==> flow/design.v <==
module ieee754multiplier (
    input logic clk, rst_n,
    input logic [31:0] a_i,
    input logic [31:0] b_i,
    input logic start_i,
    output logic done_o,
    output logic nan_o,
    output logic inifinit_o,
    output logic overflow_o,
    output logic underflow_o,
    output logic [31:0] product_o
);
typedef enum logic[1:0] {
    INITIAL_STATE = 2'b00,
    MULTIPLY_STEP = 2'b01,
    RESULT_VERIFICATION_STEP = 2'b10,
    DONE = 2'b11
} MULTIPLIER_FSM_STATE;
MULTIPLIER_FSM_STATE current_state;
logic [31:0] a_r, b_r;  
logic signal_a, signal_b;
logic [7:0] exponent_a, exponent_b;
logic [23:0] mantissa_a, mantissa_b;  
logic [47:0] mantissa_temp;
logic [9:0] exponent_temp;
logic [31:0] product_r;      
logic [1:0]  exponent_hi_r;  
always_comb begin : MULTIPLIER_COMB_BLOCK
    signal_a = a_r[31];  
    signal_b = b_r[31];  
    exponent_a = a_r[30:23];  
    exponent_b = b_r[30:23];  
    mantissa_a[23] = 1;
    mantissa_a[22:0] = a_r[22:0];   
    mantissa_b[23] = 1;
    mantissa_b[22:0] = b_r[22:0];   
    if (mantissa_a[22-:23] == 0 || mantissa_b[22-:23] == 0) begin  
        mantissa_temp = 0;  
        exponent_temp = 0;  
    end else begin
        mantissa_temp = mantissa_a * mantissa_b;  
        exponent_temp = exponent_a + exponent_b - 127;  
        if (mantissa_temp[47] == 1) begin  
            mantissa_temp = mantissa_temp >> 1;  
            exponent_temp = exponent_temp + 1;  
        end
    end
end
always_ff @(posedge clk, negedge rst_n) begin : MULTIPLIER_FF_BLOCK
    if(!rst_n) begin
        current_state <= INITIAL_STATE;
        a_r <= 32'b0;
        b_r <= 32'b0;
        product_r <= 32'b0;
        exponent_hi_r <= 2'b0;
        done_o <= 1'b0;
        nan_o <= 1'b0;
        inifinit_o <= 1'b0;
        overflow_o <= 1'b0;
        underflow_o <= 1'b0;
        product_o <= 32'b0;
    end else begin
        case (current_state)
            INITIAL_STATE, DONE: begin
                done_o <= 1'b0;
                if (start_i) begin
                    a_r <= a_i;
                    b_r <= b_i;
                    current_state <= MULTIPLY_STEP;
                end else begin
                    current_state <= INITIAL_STATE;
                end
            end
            MULTIPLY_STEP: begin
                product_r[31] <= signal_a ^ signal_b;  
                product_r[30:23] <= exponent_temp[7:0];  
                product_r[22:0] <= mantissa_temp[45:23];  
                exponent_hi_r <= exponent_temp[9:8];
                current_state <= RESULT_VERIFICATION_STEP;
            end
            RESULT_VERIFICATION_STEP: begin
                nan_o <= 1'b0;
                inifinit_o <= 1'b0;
                overflow_o <= 1'b0;
                underflow_o <= 1'b0;
                product_o <= product_r;
                if (product_r[30:23] == 8'hFF && product_r[22:0] != 23'b00) begin
                    nan_o <= 1'b1;
                    product_o <= 32'b00;
                end else if (product_r[30:23] == 8'b11111111 && product_r[22:0] == 23'b0) begin
                    inifinit_o <= 1'b1;
                end else if (exponent_hi_r[0] == 1'b1 || exponent_hi_r[1] == 1'b1) begin
                    overflow_o <= 1'b1;
                    product_o <= 32'h7FFFFFFF;
                end else if (product_r[30:23] == 8'b00000000) begin
                    underflow_o <= 1'b1;
                    product_o <= 32'b00;
                end
                done_o <= 1'b1;
                current_state <= DONE;
            end
        endcase
    end
end
endmodule
## Step by step through the tools: ieee754multiplier

Tool output for the design above, in the order of the flow.
Lines are those of the file above, counted from 1.
Operators: Yosys type, input widths -> output width; for muxes data width and select width s.
Cell names lack the library's common part.
The mark n/a stands for no value.

| inputs | value |
|---|---|
| top module | ieee754multiplier |
| clock port | clk |
| library | sky130hd |
| corner | tt_025C_1v80 |

## Elaborated design

Yosys after proc, flatten, opt, wreduce and memory -nomap, before mapping. Memory bits, and registers merged into a memory's read port (data or address), are not among the register bits. Print and check cells are not counted. Equal cells are merged and count once.

| word-level totals | value |
|---|---|
| register bits after elaboration | 137 |
| word-level cells | 56 |

| cells by class | value |
|---|---|
| mux-type cells | 21 |
| multiply operators | 1 |
| add/sub/neg operators | 3 |
| bitwise logic cells | 1 |
| reductions and logical operators | 13 |
| equality and inequality tests | 4 |

Operators with widths:

| operator | count |
|---|---|
| $mul 24x24->48 | 1 |
| $mux 32 | 4 |
| $mux 46 | 2 |
| $logic_not 23->1 | 3 |
| $reduce_bool 23->1 | 1 |
| $mux 10 | 2 |
| $mux 1 | 11 |
| $add 10x1->10 const B | 1 |
| $sub 9x7->10 const B | 1 |
| $add 8x8->9 | 1 |
| $eq 8x8->1 const B | 1 |
| $logic_not 8->1 | 1 |
| $pmux 2 s3 | 1 |
| $eq 2x2->1 const B | 2 |
| $logic_and 1x1->1 | 2 |
| $logic_or 1x1->1 | 2 |
| $eq 2x1->1 const B | 1 |
| $logic_not 2->1 | 1 |
| $reduce_and 2->1 | 1 |
| $reduce_bool 2->1 | 1 |
| $reduce_or 2->1 | 1 |
| $pmux 1 s2 | 1 |
| $xor 1x1->1 | 1 |

## Longest topological paths

Longest topological path by Yosys (ltp), each cell counted once; first at word level (registers and memories cut), then after technology mapping (sequential cells cut; the memories' decode and read muxes count).

| depth | value |
|---|---|
| depth after elaboration | 5 |
| ABC_AREA | 0 |
| mapped depth | 29 |

## Netlist

Yosys stat after the flow's synthesis: flattened, memories mapped to cells. It holds for the ABC_AREA given above (unset counts as 0); a run with the other value may have another netlist.
Totals and module areas in this step are rounded.

Cell types:

| type | count | area in all (um^2) |
|---|---|---|
| fa_1 | 482 | 9.65E+03 |
| dfrtp_1 | 138 | 3.45E+03 |
| inv_1 | 661 | 2481.13 |
| ha_1 | 185 | 2314.72 |
| and2_1 | 237 | 1.48E+03 |
| nand2_1 | 313 | 1.17E+03 |
| mux2_2 | 65 | 731.952 |
| clkbuf_1 | 114 | 427.91 |
| nor2_1 | 105 | 394.128 |
| o22ai_1 | 56 | 350.336 |
| a21oi_1 | 46 | 230.221 |
| xnor2_1 | 25 | 218.96 |
| mux2i_1 | 15 | 150.144 |
| o21ai_0 | 30 | 150.144 |
| nor4_1 | 21 | 131.376 |
| xor2_1 | 13 | 113.859 |
| o221ai_1 | 11 | 96.342 |
| nor3_1 | 19 | 95.091 |

Other cell types: 48; their cells: 156.

| mapped netlist | value |
|---|---|
| synthesis area | 25000 um^2 |
| cell count | 2692 |
| mapped flip-flops | 139 |

## Worst setup path after synthesis

Source: OpenSTA report_checks on the synthesized netlist (no wires, ideal clock, input and output delay 20% of the period each), path of least setup slack; recovery checks are left aside. Register names are those of the netlist, which keeps one name where synthesis merged equal registers.

| timing post-synthesis | value |
|---|---|
| path kind | reg-to-reg |
| start point | reg b_r[3] |
| end point | reg (no name shown) |
| setup slack | 1.997 ns |
| path buffers | 2 |
| arrival | 6.910 ns |
| stages | 28 |
| period | 9.0 ns |
| library setup time | 0.092 ns |
| delay of the path | 7.002 ns |
| synthesis period reached | 7.003 ns |

"delay of the path" = arrival - input delay + setup time.
"stages" counts driving pins, that of a launching flip-flop among them; a cell with two outputs on the path counts twice.
"synthesis period reached" = period - worst setup slack (recovery checks aside). The figure is calculated, with input and output delays left at 20% of the set period.
The rows between start and end are the longest chain of elaborated cells between them; the timing report does not say that the signal goes this way. Where chains are equally long, one stands for them.
A line is the first line of the expression or statement that the cell stems from. Yosys adds cells for indexed reads and writes and turns some case tables into memories.

| between the ends, post-synthesis | value |
|---|---|
| path through | dfrtp_1 clkbuf_1 clkbuf_1 nand2_1 fa_1 inv_1 fa_1 inv_1 fa_1 inv_1 fa_1 inv_1 fa_1 inv_1 fa_1 inv_1 fa_1 inv_1 ha_1 nand4_2 nor4_2 o311ai_1 a21oi_2 o21ai_2 o31a_1 or3_1 a211o_1 o221ai_1 |
| length of the longest elaborated chain | 3 |
| elaborated cells on any way between the ends | 5 |
| classes of those cells | mul (1); mux (2); reduce/logical (2) |

Ends and longest elaborated chain, post-synthesis:

| item | RTL line | text |
|---|---|---|
| start: declaration | 20 | `logic [31:0] a_r, b_r;` |
| start: assignment | 53 | `b_r <= 32'b0;` |
| start: assignment | 68 | `b_r <= b_i;` |
| $mul 24x24->48 | 41 | `mantissa_temp = mantissa_a * mantissa_b;` |
| $mux 46 | 43 | `if (mantissa_temp[47] == 1) begin` |
| $mux 46 | 37 | `if (mantissa_a[22-:23] == 0 \|\| mantissa_b[22-:23] == 0) begin` |
| end: assignment | 54 |  |
| end: assignment | 77 |  |
| end: declaration | 26 |  |

## Timing after layout

Path of least setup slack in the final report of entry A (OpenROAD, finished layout, wires in). Where an end is a register, its clock arrival counts in the times.

| timing post-layout | value |
|---|---|
| path kind | reg-to-reg |
| start point | reg b_r[9] |
| end point | reg (no name shown) |
| library setup time | 0.17 ns |
| stages | 25 |
| period | 9.0 ns |
| path buffers | 2 |
| setup slack | 0.83 ns |
| arrival | 8.43 ns |

The rows between start and end are the longest chain of elaborated cells between them; the timing report does not say that the signal goes this way. Where chains are equally long, one stands for them.

| between the ends, post-layout | value |
|---|---|
| path through | dfrtp_1 buf_4 nand2_1 fa_1 inv_1 fa_1 inv_1 fa_1 inv_1 fa_1 fa_1 fa_1 inv_1 fa_1 inv_1 ha_1 nand2_1 o21ai_1 nor2_1 a21oi_1 a41o_1 a22o_1 buf_4 mux2i_1 o22ai_1 |
| length of the longest elaborated chain | 3 |
| elaborated cells on any way between the ends | 5 |
| classes of those cells | mul (1); mux (2); reduce/logical (2) |

Ends and longest elaborated chain, post-layout:

| item | RTL line | text |
|---|---|---|
| start: declaration | 20 | `logic [31:0] a_r, b_r;` |
| start: assignment | 53 | `b_r <= 32'b0;` |
| start: assignment | 68 | `b_r <= b_i;` |
| $mul 24x24->48 | 41 | `mantissa_temp = mantissa_a * mantissa_b;` |
| $mux 46 | 43 | `if (mantissa_temp[47] == 1) begin` |
| $mux 46 | 37 | `if (mantissa_a[22-:23] == 0 \|\| mantissa_b[22-:23] == 0) begin` |
| end: assignment | 54 |  |
| end: assignment | 77 |  |
| end: declaration | 26 |  |

Lab notebook: ieee754multiplier

5 stored runs of ieee754multiplier in the flow (synthesis by Yosys, layout by OpenROAD, sky130hd cells), in arbitrary order. Constraints: input delay and output delay 20% of the set period each, output load 0.01 pF.
"achieved clock period" means the clock period less the worst setup slack. The figure is calculated, with input and output delays left at 20% of the set period.
By "worst setup path time" is meant the share of the clock period that the worst setup path is allowed (20% is reserved at inputs, 20% at outputs), minus its slack. Clock arrival times at its registers enter into it.
The results are shown rounded.
A setting shown as . is not set for that run.
Results: . = not shown.

| run name | CELL_PAD_IN_SITES_DETAIL_PLACEMENT | CELL_PAD_IN_SITES_GLOBAL_PLACEMENT | CORE_UTILIZATION | CTS_CLUSTER_SIZE | GPL_ROUTABILITY_DRIVEN | period_ns | CAP_MARGIN | CORE_MARGIN | SLEW_MARGIN | SETUP_SLACK_MARGIN | CORE_ASPECT_RATIO | CTS_CLUSTER_DIAMETER | GPL_TIMING_DRIVEN | PLACE_DENSITY_LB_ADDON | smallest hold slack (ns) | post-route setup TNS (ns) | achieved clock period (ns) | worst slack on setup checks (ns) | die size (um^2) | mapped cell area after synthesis (um^2) | standard-cell area of the final layout (um^2) | worst setup path time (ns) | critical path type | utilization after layout (%) |
|---|---|---|---|---|---|---|---|---|---|---|---|---|---|---|---|---|---|---|---|---|---|---|---|---|
| entry A | 1 | 3 | 50 | 90 | 0 | 9.0 | 20 | 2 | 20 | . | . | . | . | . | 0.49 | 0.000 | 8.171 | 0.83 | 51000 | 25000 | 27000 | 8.17 | reg-to-reg | 56 |
| entry B | . | . | 50 | . | . | 8.35 | 20 | 2 | 20 | -0.25 | . | . | . | . | 0.48 | 0.000 | 8.096 | 0.25 | 51000 | 25000 | 27000 | 8.10 | reg-to-reg | 56 |
| entry C | . | . | 55 | 40 | . | 12.3 | 20 | 9 | 20 | 3.39 | 0.85 | 111 | 0 | 0.25 | 0.40 | 0.000 | 8.600 | 3.7 | 53000 | 25000 | 27000 | 8.60 | reg-to-reg | 61 |
| entry D | 2 | 3 | 50 | 90 | 0 | 12.3 | 20 | 2 | 20 | . | . | 92 | . | . | . | . | . | . | . | . | . | . | . | . |
| entry E | . | . | 50 | . | . | 9.0 | 20 | 2 | 20 | . | . | . | . | . | 0.48 | 0.000 | 8.197 | 0.80 | 51000 | 25000 | 27000 | 8.20 | reg-to-reg | 55 |

Entry D: no final report: clock tree synthesis broke off with DPL-0033
